==> flow/design.v <==
 `timescale 1ns / 1ps
module calc_logic(
   input clk,
   input rst,
   input [4:0] keycode,
   input newkey,
   output [15:0] Xdisplay,
   output LED_NEG_digit,
   output LED_OVW
   );
   localparam[4:0] KEY_CE = 5'b01100,
                   KEY_CA = 5'b00100,
                   KEY_MULTI = 5'b01001,
                   KEY_SUB = 5'b01010,
                   KEY_ADD = 5'b01011,
                   KEY_SQR = 5'b00001,
                   KEY_CH_SIGN = 5'b00010,
                   KEY_EQUALS = 5'b00011;
   reg signed [17:0] X, nextX, Y, nextY, ANS;
   reg [1:0] OP, nextOP;
   wire ADD = (OP == KEY_ADD [1:0]);
   wire SUB = (OP == KEY_SUB [1:0]);
   wire MULTI = (OP == KEY_MULTI [1:0]);        
   wire OP_T2 = (newkey && (keycode[4:2] == 3'b010) );
   wire CA = (newkey && (keycode == KEY_CA) );             
   wire CE = (newkey && (keycode == KEY_CE) );
   wire digit = (newkey && (keycode[4] == 1'b1) );
   wire EQUALS = (newkey && (keycode == KEY_EQUALS) );
   wire SQR = (newkey && (keycode == KEY_SQR) );
   wire CH_SIGN = (newkey && (keycode == KEY_CH_SIGN) );
   wire [6:0] CONTROL = {CE, CA, OP_T2, digit, EQUALS, SQR, CH_SIGN};  
   wire signed [17:0] ANS_ADD, ANS_MULTI, ANS_SUB, ANS_SQR, ANS_CH_SIGN;
   assign ANS_ADD = X+Y;
   assign ANS_SUB = Y-X;
   assign ANS_MULTI = X*Y;
   assign ANS_SQR = X*X;
   assign ANS_CH_SIGN = X*-1;  
   assign LED_OVW = X[16]; 
   assign Xdisplay = X[15:0];
   assign LED_NEG_digit = X[17];  
   always @ (ADD, MULTI, SUB, ANS_ADD, ANS_MULTI, ANS_SUB, X)
       case({ADD, SUB, MULTI})
           3'b100: ANS = ANS_ADD;
           3'b010: ANS = ANS_SUB;
           3'b001: ANS = ANS_MULTI;
           default: ANS = X;
       endcase   
   always @ (CONTROL, X, keycode, ANS, ANS_SQR, ANS_CH_SIGN)
       casez(CONTROL)
           7'b1000000: nextX = 18'b0;
           7'b?1?????: nextX = 18'b0;
           7'b0010000: nextX = 18'b0;
           7'b0001000: nextX = {X[12:0], keycode[3:0]};  
           7'b0000100: nextX = ANS;
           7'b0000010: nextX = ANS_SQR;
           7'b0000001: nextX = ANS_CH_SIGN;
           default: nextX = X;
       endcase
   always @ (posedge clk or posedge rst)
   begin
       if(rst) X <= 18'b0;
       else X <= nextX;
   end
   always @ (OP_T2, CA, Y, X)
       case({OP_T2, CA})
           2'b00: nextY = Y;
           2'b10: nextY = X;
           default: nextY = 18'b0;
       endcase
   always @ (posedge clk or posedge rst)
     begin
         if(rst) Y <= 18'b0;
         else Y <= nextY;
     end
   always @ (OP_T2, CA, keycode, OP)
       case({OP_T2, CA})
           2'b00: nextOP = OP;
           2'b10: nextOP = keycode[1:0];
           default: nextOP = 2'b0;
       endcase
   always @ (posedge clk or posedge rst)
     begin
         if(rst) OP <= 2'b0;
         else OP <= nextOP;
     end
   endmodule
; ---- Reports on calc_logic
; Module calc_logic before and after one edit of its RTL, step after step.
; Lines under "orig" count in the file above, lines under "edited" in the edited file.
; "change" is "edited" less "orig", of the values as shown.
; Library cell names are shortened.
; The mark n/a stands for no value.
[setup]
design = calc_logic
clock = clk
cell_library = sky130hd
lib_corner = tt_025C_1v80

; ---- Edit of the RTL
; Unified diff, file above to edited file.
; A script made this edit; it was not meant as an optimisation.
; begin of diff
@@ -17,5 +17,5 @@
                    KEY_CH_SIGN = 5'b00010,
                    KEY_EQUALS = 5'b00011;
-   reg signed [17:0] X, nextX, Y, nextY, ANS;
+   reg signed [21:0] X, nextX, Y, nextY, ANS;
    reg [1:0] OP, nextOP;
    wire ADD = (OP == KEY_ADD [1:0]);
; end of diff

; ---- Elaborated design
; Counts by Yosys on the flattened word-level netlist (proc, flatten, opt, wreduce; memories kept). Register bits leave out memories and registers merged into their read ports (data or address). Print and check cells are left out. Cells with the same type and inputs are merged into one.
[classes]
columns = item, orig, edited, change
row1 = equal, 20, 20, 0
row2 = n_addsub, 3, 3, 0
row3 = reduce_and_logical, 11, 11, 0
row4 = n_mux, 4, 4, 0
row5 = multipliers, 2, 2, 0
[op_table]
columns = operator, orig, edited, change
row1 = multiplier 18 x 18 -> 18 bit, 2, 0, -2
row2 = multiplier 22 x 22 -> 18 bit, 0, 2, 2
row3 = parallel mux 18 bit (select 2 bit), 1, 0, -1
row4 = parallel mux 18 bit (select 3 bit), 1, 0, -1
row5 = parallel mux 18 bit (select 5 bit), 1, 0, -1
row6 = parallel mux 22 bit (select 2 bit), 0, 1, 1
row7 = parallel mux 22 bit (select 3 bit), 0, 1, 1
row8 = parallel mux 22 bit (select 5 bit), 0, 1, 1
; Operator kinds equal on both sides are left out: 25.
[word_totals]
columns = item, orig, edited, change
row1 = out_inout_bits, 18, 18, 0
row2 = regBits, 38, 46, 8
row3 = in_bits, 8, 8, 0
row4 = wordCells, 43, 43, 0

; ---- Longest topological paths
; Longest topological path by Yosys (ltp), each cell counted once; first at word level (registers and memories cut), then after technology mapping (sequential cells cut; the memories' decode and read muxes count).
[logic_depth]
columns = item, orig, edited, change
row1 = depth_word, 6, 6, 0
row2 = abc_area, 0, 0, n/a
row3 = mapped_depth, 24, 25, 1

; ---- After synthesis
; Source: synth_stat.txt of the flow (Yosys; design flattened, memories mapped). It holds for the ABC_AREA given above (unset counts as 0); a run with the other value may have another netlist.
[mapped]
columns = item, orig, edited, change
row1 = cells, 1466, 1454, -12
row2 = ffs, 38, 38, 0
row3 = synth_area_um2, 12731.0, 12635.9, -95.1
row4 = seqArea_um2, 950.9, 950.9, 0.0
[by_type]
columns = type, orig, edited, change
row1 = o21ai_1, 3, 17, 14
row2 = clkbuf_1, 64, 52, -12
row3 = o21ai_0, 31, 20, -11
row4 = o21a_1, 15, 7, -8
row5 = buf_2, 2, 9, 7
row6 = or3_1, 8, 2, -6
row7 = and2_1, 142, 137, -5
row8 = nor3_1, 20, 24, 4
row9 = nand3_1, 7, 11, 4
row10 = mux2i_1, 6, 2, -4
row11 = nand2b_1, 5, 9, 4
row12 = nor2b_1, 9, 6, -3
row13 = a221o_1, 4, 1, -3
row14 = and3_1, 3, 6, 3
row15 = o311ai_0, 3, 0, -3
row16 = o31ai_1, 3, 6, 3
row17 = o221ai_1, 0, 3, 3
row18 = o41a_1, 0, 3, 3
; Cell types equal on both sides are left out: 11.
; Not every row of either side is listed.

; ---- Path before layout
; Source: OpenSTA report_checks on the synthesized netlist (no wires, ideal clock, input and output delay 20% of the period each), path of least setup slack; recovery checks are left aside. Register names are those of the netlist, which keeps one name where synthesis merged equal registers.
[synth_timing]
columns = item, orig, edited, change
row1 = path_type, reg2reg, reg2reg, n/a
row2 = start, register X[9], register X[3], n/a
row3 = end, register X[17], register X[16], n/a
row4 = path_buffers, 3, 3, 0
row5 = path_slack_ns, 1.931, 2.246, 0.315
row6 = period_ns, 8.0, 8.0, 0.0
row7 = delay_ns, 6.069, 5.754, -0.315
row8 = arrival_ns, 5.943, 5.611, -0.332
row9 = driving_pins, 22, 21, -1
row10 = setup_time_ns, 0.126, 0.143, 0.017
row11 = required_ns, 7.874, 7.857, -0.017
row12 = launch_ns, 0.000, 0.000, 0.000
row13 = period_less_setup_slack_ns, 6.069, 5.754, -0.315
; "delay_ns" is the arrival time less input delay plus setup time.
; "driving_pins": output pins that drive a net of the path, with the launching flip-flop's if there is one; two outputs of one cell count as two.
; "period_less_setup_slack_ns" is the clock period less the worst setup slack; recovery checks do not enter. This is arithmetic on one report: input and output delays are still those of the set period (20% each).
; Between the ends stands the longest chain of elaborated cells between them, by number of cells; it is not shown to be the way that was timed. Of several equally long chains one is given.
; A line is the first line of the expression or statement that the cell stems from. Yosys adds cells for indexed reads and writes and turns some case tables into memories.
[synth_via_orig]
path_cell_list = dfrtp_1 clkbuf_1 clkbuf_1 clkbuf_1 and2_1 fa_1 fa_1 ha_1 fa_1 inv_1 fa_1 fa_1 inv_1 ha_1 or3_1 o21bai_1 a311o_1 a21o_1 a21oi_1 xnor2_1 o22ai_1 a221o_1
elab_chain_cells = 3
[synth_lines_orig]
columns = item, line
row1 = from (decl), 19  ; reg signed [17:0] X, nextX, Y, nextY, ANS;
row2 = from (assign), 61  ; if(rst) X <= 18'b0;
row3 = from (assign), 62  ; else X <= nextX;
row4 = multiplier 18 x 18 -> 18 bit, 35  ; assign ANS_MULTI = X*Y;
row5 = parallel mux 18 bit (select 3 bit), 42  ; case({ADD, SUB, MULTI})
row6 = parallel mux 18 bit (select 5 bit), 49  ; casez(CONTROL)
row7 = to (assign), 61
row8 = to (assign), 62
row9 = to (decl), 19
[synth_via_edited]
path_cell_list = dfrtp_1 buf_2 clkbuf_1 buf_1 nand2_1 fa_1 fa_1 fa_1 fa_1 inv_1 fa_1 inv_1 fa_1 inv_1 ha_1 a21o_1 a41oi_1 o21ai_0 xor2_1 a22oi_1 o211ai_1
elab_chain_cells = 3
[synth_lines_edited]
columns = item, line
row1 = from (decl), 19  ; reg signed [21:0] X, nextX, Y, nextY, ANS;
row2 = from (assign), 61  ; if(rst) X <= 18'b0;
row3 = from (assign), 62  ; else X <= nextX;
row4 = multiplier 22 x 22 -> 18 bit, 35  ; assign ANS_MULTI = X*Y;
row5 = parallel mux 22 bit (select 3 bit), 42  ; case({ADD, SUB, MULTI})
row6 = parallel mux 22 bit (select 5 bit), 49  ; casez(CONTROL)
row7 = to (assign), 61
row8 = to (assign), 62
row9 = to (decl), 19

; ---- Worst path after layout
; From the final timing report of each run of set A: the path of least setup slack in the routed layout; clock arrival at registers is part of the times.
[layout_timing]
columns = item, orig, edited, change
row1 = path_type, reg2reg, reg2reg, n/a
row2 = start, register X[5], register X[9], n/a
row3 = end, register X[17], register X[20], n/a
row4 = path_buffers, 0, 0, 0
row5 = driving_pins, 20, 19, -1
row6 = required_ns, 6.77, 6.81, 0.04
row7 = period_ns, 6.6, 6.6, 0.0
row8 = launch_ns, 0.29, 0.29, 0.00
row9 = path_slack_ns, 0.36, 0.52, 0.16
row10 = arrival_ns, 6.41, 6.29, -0.12
row11 = setup_time_ns, 0.11, 0.07, -0.04
; Between the ends stands the longest chain of elaborated cells between them, by number of cells; it is not shown to be the way that was timed. Of several equally long chains one is given.
[layout_via_orig]
path_cell_list = dfrtp_1 nand2_1 fa_1 inv_1 fa_1 ha_1 fa_1 inv_1 fa_1 fa_1 inv_1 ha_1 or3_1 o21bai_1 a311o_1 a21o_1 a21oi_1 xnor2_1 o22ai_1 a221o_1
elab_chain_cells = 3
[layout_lines_orig]
columns = item, line
row1 = from (decl), 19  ; reg signed [17:0] X, nextX, Y, nextY, ANS;
row2 = from (assign), 61  ; if(rst) X <= 18'b0;
row3 = from (assign), 62  ; else X <= nextX;
row4 = multiplier 18 x 18 -> 18 bit, 35  ; assign ANS_MULTI = X*Y;
row5 = parallel mux 18 bit (select 3 bit), 42  ; case({ADD, SUB, MULTI})
row6 = parallel mux 18 bit (select 5 bit), 49  ; casez(CONTROL)
row7 = to (assign), 61
row8 = to (assign), 62
row9 = to (decl), 19
[layout_via_edited]
path_cell_list = dfrtp_1 and2_1 fa_1 fa_1 ha_1 inv_1 fa_1 inv_1 fa_1 inv_1 fa_1 inv_1 ha_1 o41a_1 a221oi_1 o21ai_0 xor2_1 o32a_1 o21ai_1
elab_chain_cells = 3
[layout_lines_edited]
columns = item, line
row1 = from (decl), 19  ; reg signed [21:0] X, nextX, Y, nextY, ANS;
row2 = from (assign), 61  ; if(rst) X <= 18'b0;
row3 = from (assign), 62  ; else X <= nextX;
row4 = multiplier 22 x 22 -> 18 bit, 35  ; assign ANS_MULTI = X*Y;
row5 = parallel mux 22 bit (select 3 bit), 42  ; case({ADD, SUB, MULTI})
row6 = parallel mux 22 bit (select 5 bit), 49  ; casez(CONTROL)
row7 = to (assign), 61
row8 = to (assign), 62
row9 = to (decl), 19

; ---- Layout results
; Both versions went through the flow (Yosys, OpenROAD) with the same settings in each pair. Constraints: input delay and output delay 20% of the set period each, output load 0.01 pF.
[settings_set_A]
CORE_UTILIZATION = 40
period_ns = 6.6
CAP_MARGIN = 20
CORE_MARGIN = 2
SLEW_MARGIN = 20
[results_set_A]
columns = item, orig, edited, change
row1 = post_route_stdcell_area_um2, 13708.1, 13579.3, -128.8
row2 = synthesis_area_um2, 12731.0, 12635.9, -95.1
row3 = achieved_period_ns, 6.244, 6.080, -0.164
row4 = setupTns_ns, 0.000, 0.000, 0.000
row5 = power_total_w, 0.001564, 0.001725, 0.000161
row6 = dieArea_um2, 33269.8, 33027.6, -242.2
row7 = final_hold_ws_ns, 0.587, 0.602, 0.015
row8 = final_setup_ws_ns, 0.356, 0.520, 0.164
[settings_set_B]
CAP_MARGIN = 20
CELL_PAD_IN_SITES_DETAIL_PLACEMENT = 0
CORE_ASPECT_RATIO = 1.9
CORE_UTILIZATION = 17
GPL_TIMING_DRIVEN = 1
MIN_ROUTING_LAYER = met1
PLACE_DENSITY = 0.71
SETUP_SLACK_MARGIN = 0.18
TNS_END_PERCENT = 10
period_ns = 4.33
CORE_MARGIN = 2
SLEW_MARGIN = 20
[results_set_B]
columns = item, orig, edited, change
row1 = post_route_stdcell_area_um2, 16387.0, 16503.3, 116.3
row2 = synthesis_area_um2, 12731.0, 12635.9, -95.1
row3 = achieved_period_ns, 5.772, 5.443, -0.329
row4 = setupTns_ns, -12.796, -9.309, 3.487
row5 = power_total_w, 0.002691, 0.003151, 0.000460
row6 = dieArea_um2, 77206.5, 76638.8, -567.7
row7 = final_hold_ws_ns, 0.599, 0.604, 0.005
row8 = final_setup_ws_ns, -1.442, -1.113, 0.329
; "achieved_period_ns" means the clock period less the worst setup slack. The figure is calculated, with input and output delays left at 20% of the set period.
; "power_total_w" is the tool's figure for a default switching activity; nothing was simulated.
